==> flow/design.v <==
module JAM (
input CLK,
input RST,
output reg [2:0] W,
output reg [2:0] J,
input [6:0] Cost,
output reg [3:0] MatchCount,
output reg [9:0] MinCost,
output reg Valid );
reg [2:0] n_state;
reg [2:0] c_state;
reg [2:0] max_index;
reg [2:0] max;
reg [2:0] sortlist [0:7];
reg directions [0:7];
reg sortable;
reg [2:0] list_index;
reg [9:0] cost_sum;
reg [9:0] cost_min;
parameter IDLE          = 3'd0,
          CAL_COST      = 3'd1,
          MIN_CONFIRM   = 3'd2,
          MOVE          = 3'd3,
          FIN           = 3'd4
;
always@(posedge CLK or posedge RST) begin
    if (RST) c_state <= IDLE;
    else c_state <= n_state;
end
always@(*) begin
    case(c_state)
        IDLE : n_state = CAL_COST;
        CAL_COST : n_state = (W == 3'd7) ? MIN_CONFIRM : c_state;
        MIN_CONFIRM : n_state = MOVE;
        MOVE : n_state = (sortable == 1'b0) ? FIN : CAL_COST;
        default : n_state = c_state;
    endcase
end
always @(posedge CLK or posedge RST) begin
    if(RST) list_index <= 3'd0;
    else if(n_state == CAL_COST) list_index <= list_index + 3'd1;
    else list_index <= 3'd0;
end
always @(posedge CLK or posedge RST) begin
    if(RST)begin
        sortlist[0] <= 3'd0;
        sortlist[1] <= 3'd1;
        sortlist[2] <= 3'd2;
        sortlist[3] <= 3'd3;
        sortlist[4] <= 3'd4;
        sortlist[5] <= 3'd5;
        sortlist[6] <= 3'd6;
        sortlist[7] <= 3'd7;
    end
    else if(c_state == MOVE && sortable == 1'b1)begin
        if(directions[sortlist[max_index]] == 1'b0)begin
            sortlist[max_index] <= sortlist[max_index-1];
            sortlist[max_index-1] <= sortlist[max_index];
        end
        else if(directions[sortlist[max_index]] == 1'b1)begin
            sortlist[max_index] <= sortlist[max_index+1];
            sortlist[max_index+1] <= sortlist[max_index];
        end
    end
end
always @(posedge CLK or posedge RST) begin
    if(RST)begin
        directions[0] <= 1'b0;
        directions[1] <= 1'b0;
        directions[2] <= 1'b0;
        directions[3] <= 1'b0;
        directions[4] <= 1'b0;
        directions[5] <= 1'b0;
        directions[6] <= 1'b0;
        directions[7] <= 1'b0;
    end
    else if(c_state == MOVE && sortable == 1'b1)begin
        directions[sortlist[0]] <= (sortlist[max_index] < sortlist[0]) ? ~directions[sortlist[0]] : directions[sortlist[0]];
        directions[sortlist[1]] <= (sortlist[max_index] < sortlist[1]) ? ~directions[sortlist[1]] : directions[sortlist[1]];
        directions[sortlist[2]] <= (sortlist[max_index] < sortlist[2]) ? ~directions[sortlist[2]] : directions[sortlist[2]];
        directions[sortlist[3]] <= (sortlist[max_index] < sortlist[3]) ? ~directions[sortlist[3]] : directions[sortlist[3]];
        directions[sortlist[4]] <= (sortlist[max_index] < sortlist[4]) ? ~directions[sortlist[4]] : directions[sortlist[4]];
        directions[sortlist[5]] <= (sortlist[max_index] < sortlist[5]) ? ~directions[sortlist[5]] : directions[sortlist[5]];
        directions[sortlist[6]] <= (sortlist[max_index] < sortlist[6]) ? ~directions[sortlist[6]] : directions[sortlist[6]];
        directions[sortlist[7]] <= (sortlist[max_index] < sortlist[7]) ? ~directions[sortlist[7]] : directions[sortlist[7]];
    end
end
always @(*) begin
    begin
        max_index = 3'd0;
        max = 3'd0;
        if(max < sortlist[0] && (directions[sortlist[0]] == 1'b1 && sortlist[0] > sortlist[1]))begin
            max = sortlist[0];
            max_index = 3'd0;
        end
        if(max < sortlist[1] &&((directions[sortlist[1]] == 1'b0 && sortlist[1] > sortlist[0])||(directions[sortlist[1]] == 1'b1 && sortlist[1] > sortlist[2])))begin
            max = sortlist[1];
            max_index = 3'd1;
        end
        if(max < sortlist[2] &&((directions[sortlist[2]] == 1'b0 && sortlist[2] > sortlist[1])||(directions[sortlist[2]] == 1'b1 && sortlist[2] > sortlist[3])))begin
            max = sortlist[2];
            max_index = 3'd2;
        end
        if(max < sortlist[3] &&((directions[sortlist[3]] == 1'b0 && sortlist[3] > sortlist[2])||(directions[sortlist[3]] == 1'b1 && sortlist[3] > sortlist[4])))begin
            max = sortlist[3];
            max_index = 3'd3;
        end
        if(max < sortlist[4] &&((directions[sortlist[4]] == 1'b0 && sortlist[4] > sortlist[3])||(directions[sortlist[4]] == 1'b1 && sortlist[4] > sortlist[5])))begin
            max = sortlist[4];
            max_index = 3'd4;
        end
        if(max < sortlist[5] &&((directions[sortlist[5]] == 1'b0 && sortlist[5] > sortlist[4])||(directions[sortlist[5]] == 1'b1 && sortlist[5] > sortlist[6])))begin
            max = sortlist[5];
            max_index = 3'd5;
        end
        if(max < sortlist[6] &&((directions[sortlist[6]] == 1'b0 && sortlist[6] > sortlist[5])||(directions[sortlist[6]] == 1'b1 && sortlist[6] > sortlist[7])))begin
            max = sortlist[6];
            max_index = 3'd6;
        end
        if(max < sortlist[7] &&((directions[sortlist[7]] == 1'b0 && sortlist[7] > sortlist[6])))begin
            max = sortlist[7];
            max_index = 3'd7;
        end
    end
end
always @(*) begin
    sortable = 1'b0;
    sortable = ( directions[sortlist[0]] == 1'b1 && sortlist[0] > sortlist[1]) ? 1'b1 : sortable;
    sortable = ((directions[sortlist[1]] == 1'b0 && sortlist[1] > sortlist[0])||(directions[sortlist[1]] == 1'b1 && sortlist[1] > sortlist[2])) ? 1'b1 : sortable;
    sortable = ((directions[sortlist[2]] == 1'b0 && sortlist[2] > sortlist[1])||(directions[sortlist[2]] == 1'b1 && sortlist[2] > sortlist[3])) ? 1'b1 : sortable;
    sortable = ((directions[sortlist[3]] == 1'b0 && sortlist[3] > sortlist[2])||(directions[sortlist[3]] == 1'b1 && sortlist[3] > sortlist[4])) ? 1'b1 : sortable;
    sortable = ((directions[sortlist[4]] == 1'b0 && sortlist[4] > sortlist[3])||(directions[sortlist[4]] == 1'b1 && sortlist[4] > sortlist[5])) ? 1'b1 : sortable;
    sortable = ((directions[sortlist[5]] == 1'b0 && sortlist[5] > sortlist[4])||(directions[sortlist[5]] == 1'b1 && sortlist[5] > sortlist[6])) ? 1'b1 : sortable;
    sortable = ((directions[sortlist[6]] == 1'b0 && sortlist[6] > sortlist[5])||(directions[sortlist[6]] == 1'b1 && sortlist[6] > sortlist[7])) ? 1'b1 : sortable;
    sortable = ( directions[sortlist[7]] == 1'b0 && sortlist[7] > sortlist[6]) ? 1'b1 : sortable;
end
always @(posedge CLK or posedge RST) begin
    if(RST) W <= 3'd0;
    else if(c_state == CAL_COST) W <= list_index;
end
always @(*) begin
    J = sortlist[W];
end
always @(posedge CLK or posedge RST) begin
    if(RST) cost_sum <= 10'd0;
    else if(c_state == CAL_COST) cost_sum <= cost_sum + Cost;
    else cost_sum <= 10'd0;
end
always @(posedge CLK or posedge RST) begin
    if(RST) cost_min <= 10'd1023;
    else if(c_state == MIN_CONFIRM) cost_min <= (cost_min > cost_sum) ? cost_sum : cost_min;
end
always @(posedge CLK or posedge RST) begin
    if(RST) MinCost <= 10'd0;
    else if(c_state == FIN) MinCost <= cost_min;
end
always @(posedge CLK or posedge RST) begin
    if(RST) MatchCount <= 4'd0;
    else if(c_state == MIN_CONFIRM)begin
        if(cost_min > cost_sum) MatchCount <= 4'd1;
        else if(cost_min == cost_sum) MatchCount <= MatchCount + 4'd1;
    end
end
always @(posedge CLK or posedge RST) begin
    if(RST) Valid <= 1'b0;
    else if(c_state == FIN) Valid <= 1'b1;
end
endmodule
Reports on JAM:

The steps from the RTL of JAM to its reports follow in flow order.
Lines are those of the file above, counted from 1.
Operators: Yosys type, input widths -> output width; for muxes data width and select width s.
The mark -- stands for no value.

* top: JAM
* clock port: CLK
* cell library: sky130hd
* timing corner: tt_025C_1v80

Word-level counts:

Yosys after proc, flatten, opt, wreduce and memory -nomap, before mapping. Print and check cells are not counted. Equal cells are merged and count once.

* bits in registers: 76
* input port bits: 9
* output and inout bits: 21
* word-level cells: 452

* $add $sub $neg: 5
* order comparisons: 31
* equality and inequality tests: 113
* mux-type cells: 185
* bitwise operators: 15
* reductions and logical operators: 79

Operators with widths (number)
* $mux 3: 67
* $eq 3x3->1 const B: 57
* $pmux 3 s8: 4
* $mux 1: 92
* $eq 3x2->1 const B: 30
* $pmux 1 s8: 10
* $reduce_bool 8->1: 8
* $pmux 1 s7: 8
* $eq 3x1->1 const B: 16
* $lt 3x3->1: 15
* $logic_not 3->1: 15
* $gt 3x3->1: 14
* $reduce_and 4->1: 8
* $reduce_bool 3->1: 8
* $logic_and 1x1->1: 23
* $ne 3x1->1 const B: 7
* $reduce_and 2->1: 10
* $not 1->1: 15
* $pmux 3 s4: 1
* $gt 10x10->1: 1
* $eq 10x10->1: 1
* $add 10x7->10: 1
* $mux 10: 1
* $mux 4: 2
* $logic_or 1x1->1: 6
* $add 3x1->3 const B: 2
* $add 4x1->4 const B: 1
* $lt 1x3->1 const A: 1

Not listed: further kinds 4, cells in them 4.

Logic depth:

Depth = most cells in a row (Yosys ltp): at word level without a register or memory, in the mapped netlist without a sequential cell, where the memories' decode and read muxes count.

* word-level depth: 40
* ABC_AREA: 0
* depth in mapped cells: 72
* depth with buffers taken out: 68

After synthesis:

The flow's flattened synthesis, as Yosys stat reports it; memories are mapped. The netlist is that of the ABC_AREA named above (0 if unset); the other value can give another one.

Cells by type
* sky130_fd_sc_hd__dfrtp_1: number 55, total area 1376.32 um2
* sky130_fd_sc_hd__ha_1: number 71, total area 888.352 um2
* sky130_fd_sc_hd__dfstp_2: number 23, total area 604.33 um2
* sky130_fd_sc_hd__mux2_2: number 40, total area 450.432 um2
* sky130_fd_sc_hd__nand2_1: number 114, total area 427.91 um2
* sky130_fd_sc_hd__mux2i_1: number 42, total area 420.403 um2
* sky130_fd_sc_hd__a21oi_1: number 66, total area 330.317 um2
* sky130_fd_sc_hd__o21ai_0: number 66, total area 330.317 um2
* sky130_fd_sc_hd__nor2_1: number 72, total area 270.259 um2
* sky130_fd_sc_hd__nand3_1: number 50, total area 250.24 um2
* sky130_fd_sc_hd__nor3_1: number 46, total area 230.221 um2
* sky130_fd_sc_hd__clkbuf_1: number 50, total area 187.68 um2
* sky130_fd_sc_hd__inv_1: number 49, total area 183.926 um2
* sky130_fd_sc_hd__a222oi_1: number 17, total area 170.163 um2
* sky130_fd_sc_hd__a21o_1: number 21, total area 157.651 um2
* sky130_fd_sc_hd__and2_1: number 24, total area 150.144 um2
* sky130_fd_sc_hd__nor2b_1: number 21, total area 131.376 um2
* sky130_fd_sc_hd__nand2b_1: number 19, total area 118.864 um2

Not listed: further types 75, cells in them 312.

* cell count: 1158
* chip area (Yosys): 9207.6 um2
* area of sequential cells: 1980.6 um2
* flip-flops: 78
* buffers: 69

Timing after synthesis:

Path of least setup slack by OpenSTA after synthesis, without wires, with an ideal clock, recovery checks aside; 20% of the period is set as input and as output delay. Where synthesis merged equal registers, the netlist keeps one of their names.

* kind: reg-to-reg
* start point: reg sortlist[0][2]
* end point: reg directions[7]
* period: 16.0 ns
* library setup time: 0.090 ns
* time at the first pin: 0.000 ns
* arrival: 15.008 ns
* data required time: 15.910 ns
* setup slack: 0.902 ns
* delay of the path: 15.098 ns
* stages on the path: 69
* buffers on the path: 4
* synthesis period reached: 15.098 ns

"delay of the path" is the arrival time less input delay plus setup time.
"stages on the path": output pins that drive a net of the path, with the launching flip-flop's if there is one; two outputs of one cell count as two.
"synthesis period reached" = period - worst setup slack (recovery checks aside). The figure is calculated, with input and output delays left at 20% of the set period.
Between the ends stands the longest chain of elaborated cells between them, by number of cells; it is not shown to be the way that was timed. Of several equally long chains one is given.
Each line given opens the expression or statement behind the cell; cells for indexed reads and writes are added by Yosys, which also makes memories of some case tables.
At most two assigning lines are given for a register; there are more.
Lines with a computed index may be missing from the assigning lines.

* path through: sky130_fd_sc_hd__dfrtp_1 -> sky130_fd_sc_hd__clkbuf_1 -> sky130_fd_sc_hd__mux2i_1 -> sky130_fd_sc_hd__o211ai_1 -> sky130_fd_sc_hd__o21ai_0 -> sky130_fd_sc_hd__nor2_1 -> sky130_fd_sc_hd__nor2_1 -> sky130_fd_sc_hd__a21oi_1 -> sky130_fd_sc_hd__and3_1 -> sky130_fd_sc_hd__ha_1 -> sky130_fd_sc_hd__a21oi_1 -> sky130_fd_sc_hd__nand3_1 -> sky130_fd_sc_hd__mux2i_1 -> sky130_fd_sc_hd__nand2_1 -> sky130_fd_sc_hd__mux2_2 -> sky130_fd_sc_hd__ha_1 -> sky130_fd_sc_hd__o21a_1 -> sky130_fd_sc_hd__a211oi_1 -> [... 33 more ...] -> sky130_fd_sc_hd__nand4_1 -> sky130_fd_sc_hd__a31oi_1 -> sky130_fd_sc_hd__nor2b_1 -> sky130_fd_sc_hd__a211oi_4 -> sky130_fd_sc_hd__nor4_1 -> sky130_fd_sc_hd__ha_1 -> sky130_fd_sc_hd__a222oi_1 -> sky130_fd_sc_hd__a31o_1 -> sky130_fd_sc_hd__buf_4 -> sky130_fd_sc_hd__clkinv_1 -> sky130_fd_sc_hd__ha_1 -> sky130_fd_sc_hd__nor3_1 -> sky130_fd_sc_hd__o21ai_0 -> sky130_fd_sc_hd__nand2_1 -> sky130_fd_sc_hd__a311oi_1 -> sky130_fd_sc_hd__a41oi_1 -> sky130_fd_sc_hd__or4_1 -> sky130_fd_sc_hd__o221ai_1
* length of the longest elaborated chain: 39
* elaborated cells between the ends (all ways): 106
* classes of those cells: compare: 18; eq/ne: 14; mux: 50; logic: 8; reduce/logical: 16

RTL lines, path post-synthesis
* start, declared: RTL line 14 `reg [2:0] sortlist [0:7];`
* start, assigned: RTL line 57 `sortlist[max_index] <= sortlist[max_index-1];`
* start, assigned: RTL line 61 `sortlist[max_index] <= sortlist[max_index+1];`
* $eq 3x3->1: RTL line 92 `if(max < sortlist[0] && (directions[sortlist[0]] == 1'b1 && sortlist[0] > sortlist[1]))begin`
* $pmux 1 s8: RTL line 92
* $logic_and 1x1->1 (2 in a row): RTL line 92
* $mux 3: RTL line 92
* $lt 3x3->1: RTL line 96 `if(max < sortlist[1] &&((directions[sortlist[1]] == 1'b0 && sortlist[1] > sortlist[0])||(directions[sortlist[1 ...`
* $logic_and 1x1->1: RTL line 96
* $mux 3: RTL line 96
* [... 24 more ...]
* $mux 1: RTL line 79 `directions[sortlist[1]] <= (sortlist[max_index] < sortlist[1]) ? ~directions[sortlist[1]] : directions[sortlis ...`
* $mux 1: RTL line 80 `directions[sortlist[2]] <= (sortlist[max_index] < sortlist[2]) ? ~directions[sortlist[2]] : directions[sortlis ...`
* $mux 1: RTL line 81 `directions[sortlist[3]] <= (sortlist[max_index] < sortlist[3]) ? ~directions[sortlist[3]] : directions[sortlis ...`
* $mux 1: RTL line 82 `directions[sortlist[4]] <= (sortlist[max_index] < sortlist[4]) ? ~directions[sortlist[4]] : directions[sortlis ...`
* $mux 1: RTL line 83 `directions[sortlist[5]] <= (sortlist[max_index] < sortlist[5]) ? ~directions[sortlist[5]] : directions[sortlis ...`
* $mux 1: RTL line 84 `directions[sortlist[6]] <= (sortlist[max_index] < sortlist[6]) ? ~directions[sortlist[6]] : directions[sortlis ...`
* $mux 1: RTL line 85 `directions[sortlist[7]] <= (sortlist[max_index] < sortlist[7]) ? ~directions[sortlist[7]] : directions[sortlis ...`
* end, assigned: RTL line 84
* end, assigned: RTL line 85
* end, declared: RTL line 15 `reg directions [0:7];`

Worst path after layout:

Path of least setup slack in the final report of stored run 1 (OpenROAD, finished layout, wires in). Where an end is a register, its clock arrival counts in the times.

* kind: reg-to-reg
* start point: reg sortlist[0][2]
* end point: reg directions[5]
* period: 16.0 ns
* library setup time: 0.10 ns
* time at the first pin: 0.36 ns
* arrival: 15.68 ns
* data required time: 16.26 ns
* setup slack: 0.58 ns
* stages on the path: 66
* buffers on the path: 3

Between the ends stands the longest chain of elaborated cells between them, by number of cells; it is not shown to be the way that was timed. Of several equally long chains one is given.
At most two assigning lines are given for a register; there are more.
Lines with a computed index may be missing from the assigning lines.

* path through: sky130_fd_sc_hd__dfrtp_2 -> sky130_fd_sc_hd__clkinvlp_4 -> sky130_fd_sc_hd__ha_1 -> sky130_fd_sc_hd__a21oi_1 -> sky130_fd_sc_hd__and2_1 -> sky130_fd_sc_hd__and3_1 -> sky130_fd_sc_hd__ha_1 -> sky130_fd_sc_hd__a21oi_2 -> sky130_fd_sc_hd__nand3_1 -> sky130_fd_sc_hd__mux2i_2 -> sky130_fd_sc_hd__nand2_2 -> sky130_fd_sc_hd__mux2_2 -> sky130_fd_sc_hd__ha_1 -> sky130_fd_sc_hd__o21a_1 -> sky130_fd_sc_hd__a211oi_4 -> sky130_fd_sc_hd__a21oi_1 -> sky130_fd_sc_hd__o21ai_1 -> sky130_fd_sc_hd__ha_1 -> [... 30 more ...] -> sky130_fd_sc_hd__a31oi_2 -> sky130_fd_sc_hd__nor4b_4 -> sky130_fd_sc_hd__nor2_1 -> sky130_fd_sc_hd__o31ai_2 -> sky130_fd_sc_hd__ha_2 -> sky130_fd_sc_hd__a222oi_1 -> sky130_fd_sc_hd__buf_4 -> sky130_fd_sc_hd__a31o_1 -> sky130_fd_sc_hd__buf_4 -> sky130_fd_sc_hd__clkinv_4 -> sky130_fd_sc_hd__ha_1 -> sky130_fd_sc_hd__o21a_1 -> sky130_fd_sc_hd__nor2_1 -> sky130_fd_sc_hd__a31oi_1 -> sky130_fd_sc_hd__xnor2_2 -> sky130_fd_sc_hd__a32o_1 -> sky130_fd_sc_hd__or4_1 -> sky130_fd_sc_hd__o221ai_1
* length of the longest elaborated chain: 39
* elaborated cells between the ends (all ways): 106
* classes of those cells: compare: 18; eq/ne: 14; mux: 50; logic: 8; reduce/logical: 16

RTL lines, path post-layout
* start, declared: RTL line 14 `reg [2:0] sortlist [0:7];`
* start, assigned: RTL line 57 `sortlist[max_index] <= sortlist[max_index-1];`
* start, assigned: RTL line 61 `sortlist[max_index] <= sortlist[max_index+1];`
* $eq 3x3->1: RTL line 92 `if(max < sortlist[0] && (directions[sortlist[0]] == 1'b1 && sortlist[0] > sortlist[1]))begin`
* $pmux 1 s8: RTL line 92
* $logic_and 1x1->1 (2 in a row): RTL line 92
* $mux 3: RTL line 92
* $lt 3x3->1: RTL line 96 `if(max < sortlist[1] &&((directions[sortlist[1]] == 1'b0 && sortlist[1] > sortlist[0])||(directions[sortlist[1 ...`
* $logic_and 1x1->1: RTL line 96
* $mux 3: RTL line 96
* [... 24 more ...]
* $mux 1: RTL line 79 `directions[sortlist[1]] <= (sortlist[max_index] < sortlist[1]) ? ~directions[sortlist[1]] : directions[sortlis ...`
* $mux 1: RTL line 80 `directions[sortlist[2]] <= (sortlist[max_index] < sortlist[2]) ? ~directions[sortlist[2]] : directions[sortlis ...`
* $mux 1: RTL line 81 `directions[sortlist[3]] <= (sortlist[max_index] < sortlist[3]) ? ~directions[sortlist[3]] : directions[sortlis ...`
* $mux 1: RTL line 82 `directions[sortlist[4]] <= (sortlist[max_index] < sortlist[4]) ? ~directions[sortlist[4]] : directions[sortlis ...`
* $mux 1: RTL line 83 `directions[sortlist[5]] <= (sortlist[max_index] < sortlist[5]) ? ~directions[sortlist[5]] : directions[sortlis ...`
* $mux 1: RTL line 84 `directions[sortlist[6]] <= (sortlist[max_index] < sortlist[6]) ? ~directions[sortlist[6]] : directions[sortlis ...`
* $mux 1: RTL line 85 `directions[sortlist[7]] <= (sortlist[max_index] < sortlist[7]) ? ~directions[sortlist[7]] : directions[sortlis ...`
* end, assigned: RTL line 84
* end, assigned: RTL line 85
* end, declared: RTL line 15 `reg directions [0:7];`

Add stored flow runs of JAM

Design JAM on sky130hd. What follows are 4 stored runs of the flow, each under its own settings; their order means nothing. The constraints put input and output delay at 20% of the set period each and load the outputs with 0.01 pF.
"clock period reached": clock period set for the run, less the worst setup slack. It is reckoned from that one timing run; input and output delays stay at 20% of the period that was set.
"worst path time" = time allowed to the worst setup path (clock period - input delay - output delay, where it has them) - its slack; a late launch clock adds to it, a late capture clock takes from it.
"total power of the final layout" is the tool's figure for a default switching activity; nothing was simulated.

### Stored run 1

Settings: `CELL_PAD_IN_SITES_GLOBAL_PLACEMENT=1`, `CORE_MARGIN=6`, `CORE_UTILIZATION=61`, `CTS_CLUSTER_DIAMETER=237`, `CTS_CLUSTER_SIZE=37`, `GPL_ROUTABILITY_DRIVEN=0`, `GPL_TIMING_DRIVEN=0`, `MAX_ROUTING_LAYER=met4`, `PLACE_DENSITY_LB_ADDON=0.17`, `SLEW_MARGIN=20`, `period_ns=16.0`, `CAP_MARGIN=20`

- Standard-cell area after layout: 10,520.1 um2
- Clock period reached: 15.415 ns
- Worst hold slack in the final report: 0.473 ns
- Total die area: 18,187.2 um2
- Post-synthesis cell area: 9,207.6 um2
- Sum of negative setup slack: 0.000 ns
- Total power of the final layout: 0.6629 mW
- Utilization in the final report: 71.8 %
- Worst path time: 15.42 ns
- Worst setup path type: reg-to-reg
- Smallest setup slack: 0.585 ns

### Stored run 2

Settings: `CORE_MARGIN=6`, `CORE_UTILIZATION=61`, `CTS_CLUSTER_SIZE=37`, `GPL_TIMING_DRIVEN=0`, `SLEW_MARGIN=10`, `period_ns=16.0`, `CAP_MARGIN=20`

- Standard-cell area after layout: 10,456.3 um2
- Clock period reached: 15.443 ns
- Worst hold slack in the final report: 0.467 ns
- Total die area: 18,187.2 um2
- Post-synthesis cell area: 9,207.6 um2
- Sum of negative setup slack: 0.000 ns
- Total power of the final layout: 0.6423 mW
- Utilization in the final report: 71.4 %
- Worst path time: 15.44 ns
- Worst setup path type: reg-to-reg
- Smallest setup slack: 0.557 ns

### Stored run 3

Settings: `ABC_AREA=0`, `CELL_PAD_IN_SITES_DETAIL_PLACEMENT=0`, `CORE_ASPECT_RATIO=0.81`, `CORE_MARGIN=9`, `CORE_UTILIZATION=17`, `CTS_CLUSTER_DIAMETER=328`, `GPL_ROUTABILITY_DRIVEN=0`, `HOLD_SLACK_MARGIN=0.05`, `MIN_ROUTING_LAYER=met2`, `PLACE_DENSITY_LB_ADDON=0.25`, `SETUP_SLACK_MARGIN=-0.82`, `SLEW_MARGIN=5`, `TNS_END_PERCENT=80`, `period_ns=12.4`, `CAP_MARGIN=20`

- Standard-cell area after layout: 13,157.6 um2
- Clock period reached: 13.412 ns
- Worst hold slack in the final report: 0.469 ns
- Total die area: 62,910.6 um2
- Post-synthesis cell area: 9,207.6 um2
- Sum of negative setup slack: -24.006 ns
- Total power of the final layout: 0.8770 mW
- Utilization in the final report: 24.7 %
- Worst path time: 13.41 ns
- Worst setup path type: reg-to-reg
- Smallest setup slack: -1.012 ns

### Stored run 4

Settings: `CORE_MARGIN=6`, `CORE_UTILIZATION=61`, `CTS_CLUSTER_SIZE=37`, `GPL_TIMING_DRIVEN=0`, `HOLD_SLACK_MARGIN=0.2`, `MAX_ROUTING_LAYER=met4`, `PLACE_DENSITY_LB_ADDON=0.17`, `SLEW_MARGIN=10`, `period_ns=16.0`, `CAP_MARGIN=20`

- Standard-cell area after layout: 10,511.3 um2
- Clock period reached: 15.637 ns
- Worst hold slack in the final report: 0.468 ns
- Total die area: 18,187.2 um2
- Post-synthesis cell area: 9,207.6 um2
- Sum of negative setup slack: 0.000 ns
- Total power of the final layout: 0.6626 mW
- Utilization in the final report: 71.8 %
- Worst path time: 15.64 ns
- Worst setup path type: reg-to-reg
- Smallest setup slack: 0.363 ns
